==> flow/design.v <==
module regfile(
		input [4:0] wr_num, input [31:0] wr_data, input wr_en,
		input [4:0] rd0_num, output [31:0] rd0_data,
		input [4:0] rd1_num, output [31:0] rd1_data,
		input clk);
    reg[31:0] data [1:31];  
	always @(posedge clk)
        if(wr_en && wr_num!=0) data[wr_num] <= wr_data;
   	assign rd0_data = (rd0_num!=0) ? data[rd0_num] : 32'h00000000;
   	assign rd1_data = (rd1_num!=0) ? data[rd1_num] : 32'h00000000;
endmodule
module mips(input clk, reset,
            input  [31:0] instr_in, data_in,
            output [31:0] instr_addr, data_addr, data_out,
            output        data_rd_wr);
    parameter [31:0] pc_init = 32'h80020000;
    localparam OP_SPECIAL  = 6'b000000, OP_SPECIAL2 = 6'b011100,
               OP_J = 6'b000010, OP_JAL = 6'b000011,
               OP_BEQ = 6'b000100, OP_BNE = 6'b000101,
               OP_ADDIU = 6'b001001, OP_SLTI = 6'b001010, OP_LUI = 6'b001111,
               OP_LW = 6'b100011, OP_SW = 6'b101011;
    localparam FN_SLL = 6'b000000, FN_JR = 6'b001000,
               FN_ADDU = 6'b100001, FN_SUBU = 6'b100011, FN_MUL = 6'b000010;
    localparam A_ADD = 3'd0, A_SUB = 3'd1, A_SLT = 3'd2, A_SLL = 3'd3,
               A_MUL = 3'd4, A_LUI = 3'd5, A_LINK = 3'd6;
    reg  [31:0] pc;
    reg         id_valid;
    reg  [31:0] id_instr, id_pc4;
    wire        stall;
    wire        id_redirect;
    wire [31:0] id_target;
    assign instr_addr = pc;
    always @(posedge clk) begin
        if (reset) begin
            pc       <= pc_init;
            id_valid <= 1'b0;
        end else if (!stall) begin
            pc       <= id_redirect ? id_target : pc + 32'd4;
            id_valid <= 1'b1;
        end
        if (reset || !stall) begin
            id_instr <= instr_in;
            id_pc4   <= pc + 32'd4;
        end
    end
    wire [5:0]  op    = id_instr[31:26];
    wire [4:0]  f_rs  = id_instr[25:21];
    wire [4:0]  f_rt  = id_instr[20:16];
    wire [4:0]  f_rd  = id_instr[15:11];
    wire [4:0]  f_sa  = id_instr[10:6];
    wire [5:0]  fn    = id_instr[5:0];
    wire [15:0] f_imm = id_instr[15:0];
    wire [31:0] simm  = {{16{f_imm[15]}}, f_imm};
    reg        d_use_rs, d_use_rt, d_wr, d_load, d_store, d_imm, d_br_rs;
    reg        d_beq, d_bne, d_j, d_jr;
    reg [4:0]  d_dst;
    reg [2:0]  d_alu;
    always @* begin
        d_use_rs = 1'b0; d_use_rt = 1'b0; d_wr = 1'b0; d_load = 1'b0;
        d_store = 1'b0; d_imm = 1'b0; d_beq = 1'b0; d_bne = 1'b0;
        d_j = 1'b0; d_jr = 1'b0; d_dst = 5'd0; d_alu = A_ADD; d_br_rs = 1'b0;
        case (op)
            OP_ADDIU: begin d_use_rs = 1'b1; d_wr = 1'b1; d_dst = f_rt; d_imm = 1'b1; d_alu = A_ADD; end
            OP_SLTI:  begin d_use_rs = 1'b1; d_wr = 1'b1; d_dst = f_rt; d_imm = 1'b1; d_alu = A_SLT; end
            OP_LUI:   begin d_wr = 1'b1; d_dst = f_rt; d_alu = A_LUI; end
            OP_LW:    begin d_use_rs = 1'b1; d_wr = 1'b1; d_dst = f_rt; d_imm = 1'b1; d_load = 1'b1; end
            OP_SW:    begin d_use_rs = 1'b1; d_use_rt = 1'b1; d_imm = 1'b1; d_store = 1'b1; end
            OP_BEQ:   begin d_use_rs = 1'b1; d_use_rt = 1'b1; d_beq = 1'b1; end
            OP_BNE:   begin d_use_rs = 1'b1; d_use_rt = 1'b1; d_bne = 1'b1; end
            OP_J:     begin d_j = 1'b1; end
            OP_JAL:   begin d_j = 1'b1; d_wr = 1'b1; d_dst = 5'd31; d_alu = A_LINK; end
            OP_SPECIAL: case (fn)
                FN_SLL:  begin d_use_rt = 1'b1; d_wr = 1'b1; d_dst = f_rd; d_alu = A_SLL; end
                FN_JR:   begin d_use_rs = 1'b1; d_jr = 1'b1; end
                FN_SUBU: begin d_use_rs = 1'b1; d_use_rt = 1'b1; d_wr = 1'b1; d_dst = f_rd; d_alu = A_SUB; end
                default: begin d_use_rs = 1'b1; d_use_rt = 1'b1; d_wr = 1'b1; d_dst = f_rd; d_alu = A_ADD; end  
            endcase
            OP_SPECIAL2: if (fn == FN_MUL) begin
                d_use_rs = 1'b1; d_use_rt = 1'b1; d_wr = 1'b1; d_dst = f_rd; d_alu = A_MUL;
            end
            default: ;
        endcase
        if (d_dst == 5'd0) d_wr = 1'b0;
    end
    wire d_branch = d_beq | d_bne | d_jr;    
    reg        wb_wr;
    reg [4:0]  wb_dst;
    reg [31:0] wb_res;
    wire [31:0] rf_rs, rf_rt;
    regfile regs(.wr_num(wb_dst), .wr_data(wb_res), .wr_en(wb_wr),
                 .rd0_num(f_rs), .rd0_data(rf_rs),
                 .rd1_num(f_rt), .rd1_data(rf_rt),
                 .clk(clk));
    wire [31:0] id_rs_wb = (wb_wr && wb_dst == f_rs) ? wb_res : rf_rs;
    wire [31:0] id_rt_wb = (wb_wr && wb_dst == f_rt) ? wb_res : rf_rt;
    reg        ex_valid, ex_wr, ex_load, ex_store, ex_imm;
    reg [4:0]  ex_dst, ex_rs, ex_rt, ex_sa;
    reg [2:0]  ex_alu;
    reg [31:0] ex_a, ex_b, ex_simm, ex_link;
    reg        me_valid, me_wr, me_load, me_store;
    reg [4:0]  me_dst;
    reg [31:0] me_res, me_sdata;
    wire [31:0] br_rs = (me_valid && me_wr && me_dst == f_rs) ? me_res : id_rs_wb;
    wire [31:0] br_rt = (me_valid && me_wr && me_dst == f_rt) ? me_res : id_rt_wb;
    wire hz_rs = d_use_rs && f_rs != 5'd0;
    wire hz_rt = d_use_rt && f_rt != 5'd0;
    wire ex_hit = ex_valid && ex_wr && ((hz_rs && ex_dst == f_rs) || (hz_rt && ex_dst == f_rt));
    wire me_hit = me_valid && me_wr && me_load && ((hz_rs && me_dst == f_rs) || (hz_rt && me_dst == f_rt));
    assign stall = id_valid && ((ex_hit && (ex_load || d_branch)) || (me_hit && d_branch));
    wire br_eq = (br_rs == br_rt);
    assign id_redirect = id_valid && !stall &&
                         (d_j || d_jr || (d_beq && br_eq) || (d_bne && !br_eq));
    assign id_target = d_jr ? br_rs :
                       d_j  ? {id_pc4[31:28], id_instr[25:0], 2'b00} :
                              id_pc4 + {simm[29:0], 2'b00};
    always @(posedge clk) begin
        if (reset) begin
            ex_valid <= 1'b0;
        end else begin
            ex_valid <= id_valid && !stall;
        end
        ex_wr    <= d_wr && id_valid && !stall;
        ex_load  <= d_load;
        ex_store <= d_store && id_valid && !stall;
        ex_imm   <= d_imm;
        ex_alu   <= d_alu;
        ex_dst   <= d_dst;
        ex_rs    <= f_rs;
        ex_rt    <= f_rt;
        ex_sa    <= f_sa;
        ex_a     <= id_rs_wb;
        ex_b     <= id_rt_wb;
        ex_simm  <= simm;
        ex_link  <= id_pc4 + 32'd4;
    end
    wire [31:0] fa = (me_valid && me_wr && me_dst == ex_rs) ? me_res :
                     (wb_wr && wb_dst == ex_rs) ? wb_res : ex_a;
    wire [31:0] fb = (me_valid && me_wr && me_dst == ex_rt) ? me_res :
                     (wb_wr && wb_dst == ex_rt) ? wb_res : ex_b;
    wire [31:0] opb = ex_imm ? ex_simm : fb;
    reg [31:0] alu_y;
    always @* begin
        case (ex_alu)
            A_SUB:   alu_y = fa - opb;
            A_SLT:   alu_y = {31'd0, $signed(fa) < $signed(opb)};
            A_SLL:   alu_y = fb << ex_sa;
            A_MUL:   alu_y = fa * fb;
            A_LUI:   alu_y = {ex_simm[15:0], 16'd0};
            A_LINK:  alu_y = ex_link;
            default: alu_y = fa + opb;
        endcase
    end
    always @(posedge clk) begin
        if (reset) begin
            me_valid <= 1'b0;
            me_store <= 1'b0;
        end else begin
            me_valid <= ex_valid;
            me_store <= ex_valid && ex_store;
        end
        me_wr    <= ex_valid && ex_wr;
        me_load  <= ex_load;
        me_dst   <= ex_dst;
        me_res   <= alu_y;
        me_sdata <= fb;
    end
    assign data_addr  = me_res;
    assign data_out   = me_sdata;
    assign data_rd_wr = ~me_store;
    always @(posedge clk) begin
        if (reset) wb_wr <= 1'b0;
        else       wb_wr <= me_valid && me_wr;
        wb_dst <= me_dst;
        wb_res <= me_load ? data_in : me_res;
    end
endmodule
# Tool chain data of mips
# Tool output for the design above, in the order of the flow.
# Lines are those of the file above, counted from 1.
# Operators carry their Yosys type and port widths (W data, S select, Z words).
# Cell names lack the library's common part.
# A cell with -- has no value.
# design
top_module	mips
clk_port	clk
lib	sky130hd
pvt_corner	tt_025C_1v80

# After elaboration
# Source: Yosys, flattened and elaborated, memories not mapped. Widths are those after wreduce. Print and check cells do not count. Equal cells are merged and count once.
# Yosys's memory passes give these memory sizes; they may raise the number of words (mostly to a power of two), join words into wider ones and drop unused or constant bits.
# op_classes
n_addsub	5
n_mul	1
n_cmp	1
equal	30
shift	1
mux	42
bitwise	3
n_reduce_logical	54
# ops
operator	n
$mul A32 B32 Y32	1
$mux W32	16
$pmux W32 S6	1
$add A32 B3 Y32 const B	2
$add A32 B32 Y32	2
$eq A5 B5 Y1	10
$logic_and A1 B1 Y1	32
$sub A32 B32 Y32	1
$lt A32 B32 Y1	1
$eq A32 B32 Y1	1
$shl A32 B5 Y32	1
$mux W5	5
$eq A6 B4 Y1 const B	4
$pmux W5 S4	1
$eq A6 B2 Y1 const B	3
$eq A6 B6 Y1 const B	3
$reduce_bool A5 Y1	3
$pmux W3 S5	1
$mux W1	13
$eq A6 B3 Y1 const B	2
$logic_not A6 Y1	2
$eq A3 B3 Y1 const B	3
$pmux W1 S3	3
$logic_or A1 B1 Y1	8
$reduce_or A4 Y1	2
$eq A3 B2 Y1 const B	2
$eq A6 B5 Y1 const B	1
$reduce_or A6 Y1	1
# Not listed: further kinds 10, cells in them 12.
# bits
reg_bits	348
ram_bits	992
clocked_rd_ports_x_width	64
memories	1
input_bits	66
out_inout_bits	97
word_cells	166
# mem_list
name	size	word_bits	rd	write_ports	line	text
regs.data	31	32	2	1	6	reg[31:0] data [1:31];

# Depth
# Depth = most cells in a row (Yosys ltp): at word level without a register or memory, in the mapped netlist without a sequential cell, where the memories' decode and read muxes count.
# depth
word_depth	14
abc_area	0
ltp_mapped	40
ltp_nobuf	33

# Synthesis result
# Yosys stat after the flow's synthesis: flattened, memories mapped to cells. It holds for the ABC_AREA given above (unset counts as 0); a run with the other value may have another netlist.
# The area totals of this step are shown rounded.
# by_type
cell	n	area_total_um2
edfxtp_1	1056	3.17E+04
mux4_2	451	1.02E+04
fa_1	411	8.23E+03
dfxtp_1	292	5.85E+03
ha_1	217	2.72E+03
mux2i_1	258	2.58E+03
nor2_1	681	2.56E+03
inv_1	550	2064.48
nand2_1	531	1.99E+03
xnor2_1	189	1.66E+03
a21oi_1	266	1.33E+03
clkbuf_1	279	1.05E+03
o21ai_0	206	1.03E+03
a211oi_1	105	788.256
xor2_1	79	691.914
mux2_2	53	596.822
a21o_1	73	548.026
nand3_1	94	470.451
# Not listed: further types 79, cells in them 1112.
# synth_totals
stdcells	6903
yosys_area_um2	84000
seqArea_um2	38000
ff_cells	1348
buf_cells	440
# The figures by module come from a second, unflattened synthesis with its own total; it is not the netlist above.
# hier_totals
cells_unflattened	7041
area_unflattened_um2	85000
# Rows give one instance, submodules left out.
# by_module
mod	n_inst	n_cells	mod_area_um2	seq_area_um2
regfile	1	2593	46000	30000
mips	1	4448	38000	7600

# Worst setup path after synthesis
# Path of least setup slack by OpenSTA after synthesis, without wires, with an ideal clock, recovery checks aside; 20% of the period is set as input and as output delay. Where synthesis merged equal registers, the netlist keeps one of their names.
# synth_timing
kind	register -> register
start	register wb_dst[3]
end	register me_res[31]
period_ns	11.0
setup_ns	0.120
t_first_pin_ns	0.000
t_arrival_ns	8.844
required_ns	10.880
path_slack_ns	2.037
path_delay_ns	8.964
driving_pins	36
n_path_buf	6
period_less_setup_slack_ns	8.963
# "path_delay_ns" = arrival - input delay + setup time.
# "driving_pins" counts driving pins, that of a launching flip-flop among them; a cell with two outputs on the path counts twice.
# "period_less_setup_slack_ns" is the clock period less the worst setup slack; recovery checks do not enter. This is arithmetic on one report: input and output delays are still those of the set period (20% each).
# Between the ends stands the longest chain of elaborated cells between them, by number of cells; it is not shown to be the way that was timed. Of several equally long chains one is given.
# Each line given opens the expression or statement behind the cell; cells for indexed reads and writes are added by Yosys, which also makes memories of some case tables.
# synth_between
cell_sequence	dfxtp_1 > clkbuf_1 > xor2_1 > nor4_1 > and3_1 > buf_2 > buf_2 > buf_2 > buf_2 > mux2i_1 > a21o_1 > clkbuf_1 > nor2_1 > fa_1 > fa_1 > fa_1 > inv_1 > fa_1 > inv_1 > fa_1 > ha_1 > fa_1 > fa_1 > ha_1 > a21o_1 > or3_1 > a211oi_1 > o21a_1 > o31a_1 > o21bai_1 > a21oi_1 > o21bai_1 > a21boi_0 > a21oi_1 > xnor2_1 > o2bb2ai_1
elab_chain_len	7
cone_cells	14
lines_between	10
classes_between	add/sub: 2; mul: 1; eq/ne: 2; shift: 1; mux: 6; reduce/logical: 2
# synth_rtl
item	line	text
start, declared	87	reg [4:0]  wb_dst;
start, assigned	173	wb_dst <= me_dst;
$eq A5 B5 Y1	139	(wb_wr && wb_dst == ex_rt) ? wb_res : ex_b;
$logic_and A1 B1 Y1	139
$mux W32	139
$mux W32	138	wire [31:0] fb = (me_valid && me_wr && me_dst == ex_rt) ? me_res :
$mux W32	140	wire [31:0] opb = ex_imm ? ex_simm : fb;
$add A32 B32 Y32	150	default: alu_y = fa + opb;
$pmux W32 S6	143	case (ex_alu)
end, assigned	164	me_res   <= alu_y;
end, declared	102	reg [31:0] me_res, me_sdata;

# Timing after layout
# From the final timing report of run 1: the path of least setup slack in the routed layout; clock arrival at registers is part of the times.
# layout_timing
kind	register -> register
start	register wb_dst[0]
end	register me_res[25]
period_ns	12.1
setup_ns	0.11
t_first_pin_ns	0.77
t_arrival_ns	10.39
required_ns	12.78
path_slack_ns	2.39
driving_pins	35
n_path_buf	3
# Between the ends stands the longest chain of elaborated cells between them, by number of cells; it is not shown to be the way that was timed. Of several equally long chains one is given.
# layout_between
cell_sequence	dfxtp_1 > xor2_1 > or4_1 > buf_4 > nor2_2 > buf_6 > mux2i_1 > a21o_4 > nor2_1 > fa_1 > inv_1 > fa_1 > fa_1 > inv_1 > fa_1 > ha_1 > ha_1 > inv_1 > fa_1 > inv_1 > fa_1 > ha_1 > buf_4 > o21a_1 > o31a_1 > a211oi_1 > o21a_1 > o31a_1 > o21bai_2 > a21oi_1 > xnor2_1 > a221o_1 > o22a_1 > nor2_1 > nor3_1
elab_chain_len	7
cone_cells	14
lines_between	10
classes_between	add/sub: 2; mul: 1; eq/ne: 2; shift: 1; mux: 6; reduce/logical: 2
# layout_rtl
item	line	text
start, declared	87	reg [4:0]  wb_dst;
start, assigned	173	wb_dst <= me_dst;
$eq A5 B5 Y1	139	(wb_wr && wb_dst == ex_rt) ? wb_res : ex_b;
$logic_and A1 B1 Y1	139
$mux W32	139
$mux W32	138	wire [31:0] fb = (me_valid && me_wr && me_dst == ex_rt) ? me_res :
$mux W32	140	wire [31:0] opb = ex_imm ? ex_simm : fb;
$add A32 B32 Y32	150	default: alu_y = fa + opb;
$pmux W32 S6	143	case (ex_alu)
end, assigned	164	me_res   <= alu_y;
end, declared	102	reg [31:0] me_res, me_sdata;

==> runs of mips <==
Settings and measured results of 4 stored flow runs for module mips (sky130hd), not sorted in any way. The constraints put input and output delay at 20% of the set period each and load the outputs with 0.01 pF.
"achieved_clock_period_ns" = clock period - worst setup slack. The figure is calculated, with input and output delays left at 20% of the set period.
Values from the reports are rounded here.

Run 1, flow files:
==> flow/run.sh <==
#!/bin/bash
# the make line also repeats the synthesis and layout settings of config.mk as NAME=value (left out here)
make -C /OpenROAD-flow-scripts/flow DESIGN_CONFIG=/design/flow/config.mk WORK_HOME=/design/flow/orfs CLKGATE_MAP_FILE= finish
==> flow/config.mk <==
export PLATFORM = sky130hd
export DESIGN_NAME = mips
export DESIGN_NICKNAME = mips
export VERILOG_FILES = /design/flow/design.v
export SDC_FILE = /design/flow/constraint.sdc
export NUM_CORES = 4
export LEC_CHECK = 0
export CAP_MARGIN = 20
export CELL_PAD_IN_SITES_DETAIL_PLACEMENT = 0
export CORE_ASPECT_RATIO = 0.64
export CORE_MARGIN = 2
export CORE_UTILIZATION = 58
export PLACE_DENSITY = 0.39
export SETUP_SLACK_MARGIN = 2.12
export SLEW_MARGIN = 15
export TNS_END_PERCENT = 95
==> flow/constraint.sdc <==
create_clock -name core_clock -period 12.1 [get_ports {clk}]
set_input_delay 2.4200 -clock core_clock [delete_from_list [all_inputs] [get_ports {clk}]]
set_output_delay 2.4200 -clock core_clock [all_outputs]
set_load 0.01 [all_outputs]

==> results of run 1, as CSV <==
result,value
synth_chip_area_um2,84000
die_footprint_um2,150000
finalCellArea_um2,93000
setup_ws_ns,2.4
final_hold_ws_ns,0.35
achieved_clock_period_ns,9.708

Run 2, flow files:
==> flow/run.sh <==
#!/bin/bash
# the make line also repeats the synthesis and layout settings of config.mk as NAME=value (left out here)
make -C /OpenROAD-flow-scripts/flow DESIGN_CONFIG=/design/flow/config.mk WORK_HOME=/design/flow/orfs CLKGATE_MAP_FILE= finish
==> flow/config.mk <==
export PLATFORM = sky130hd
export DESIGN_NAME = mips
export DESIGN_NICKNAME = mips
export VERILOG_FILES = /design/flow/design.v
export SDC_FILE = /design/flow/constraint.sdc
export NUM_CORES = 4
export LEC_CHECK = 0
export CAP_MARGIN = 20
export CORE_MARGIN = 2
export CORE_UTILIZATION = 40
export PLACE_DENSITY = 0.6
export SETUP_SLACK_MARGIN = 2.53
export SLEW_MARGIN = 20
==> flow/constraint.sdc <==
create_clock -name core_clock -period 10.0 [get_ports {clk}]
set_input_delay 2.0000 -clock core_clock [delete_from_list [all_inputs] [get_ports {clk}]]
set_output_delay 2.0000 -clock core_clock [all_outputs]
set_load 0.01 [all_outputs]

==> results of run 2, as CSV <==
result,value
synth_chip_area_um2,84000
die_footprint_um2,210000
finalCellArea_um2,97000
setup_ws_ns,1.4
final_hold_ws_ns,0.36
achieved_clock_period_ns,8.606

Run 3, flow files:
==> flow/run.sh <==
#!/bin/bash
# the make line also repeats the synthesis and layout settings of config.mk as NAME=value (left out here)
make -C /OpenROAD-flow-scripts/flow DESIGN_CONFIG=/design/flow/config.mk WORK_HOME=/design/flow/orfs CLKGATE_MAP_FILE= finish
==> flow/config.mk <==
export PLATFORM = sky130hd
export DESIGN_NAME = mips
export DESIGN_NICKNAME = mips
export VERILOG_FILES = /design/flow/design.v
export SDC_FILE = /design/flow/constraint.sdc
export NUM_CORES = 4
export LEC_CHECK = 0
export CAP_MARGIN = 20
export CELL_PAD_IN_SITES_GLOBAL_PLACEMENT = 2
export CORE_MARGIN = 2
export CORE_UTILIZATION = 40
export CTS_CLUSTER_SIZE = 41
export GPL_ROUTABILITY_DRIVEN = 0
export PLACE_DENSITY_LB_ADDON = 0.07
export SETUP_SLACK_MARGIN = 0.07
export SLEW_MARGIN = 20
==> flow/constraint.sdc <==
create_clock -name core_clock -period 11.0 [get_ports {clk}]
set_input_delay 2.2000 -clock core_clock [delete_from_list [all_inputs] [get_ports {clk}]]
set_output_delay 2.2000 -clock core_clock [all_outputs]
set_load 0.01 [all_outputs]

==> results of run 3, as CSV <==
result,value
synth_chip_area_um2,84000
die_footprint_um2,210000
finalCellArea_um2,95000
setup_ws_ns,0.68
final_hold_ws_ns,0.37
achieved_clock_period_ns,10.318

Run 4, flow files:
==> flow/run.sh <==
#!/bin/bash
# the make line also repeats the synthesis and layout settings of config.mk as NAME=value (left out here)
make -C /OpenROAD-flow-scripts/flow DESIGN_CONFIG=/design/flow/config.mk WORK_HOME=/design/flow/orfs CLKGATE_MAP_FILE= finish
==> flow/config.mk <==
export PLATFORM = sky130hd
export DESIGN_NAME = mips
export DESIGN_NICKNAME = mips
export VERILOG_FILES = /design/flow/design.v
export SDC_FILE = /design/flow/constraint.sdc
export NUM_CORES = 4
export LEC_CHECK = 0
export CAP_MARGIN = 20
export CORE_MARGIN = 2
export CORE_UTILIZATION = 40
export PLACE_DENSITY_LB_ADDON = 0.07
export SETUP_SLACK_MARGIN = 0.07
export SLEW_MARGIN = 20
==> flow/constraint.sdc <==
create_clock -name core_clock -period 11.0 [get_ports {clk}]
set_input_delay 2.2000 -clock core_clock [delete_from_list [all_inputs] [get_ports {clk}]]
set_output_delay 2.2000 -clock core_clock [all_outputs]
set_load 0.01 [all_outputs]

==> results of run 4, as CSV <==
result,value
synth_chip_area_um2,84000
die_footprint_um2,210000
finalCellArea_um2,95000
setup_ws_ns,0.50
final_hold_ws_ns,0.35
achieved_clock_period_ns,10.503
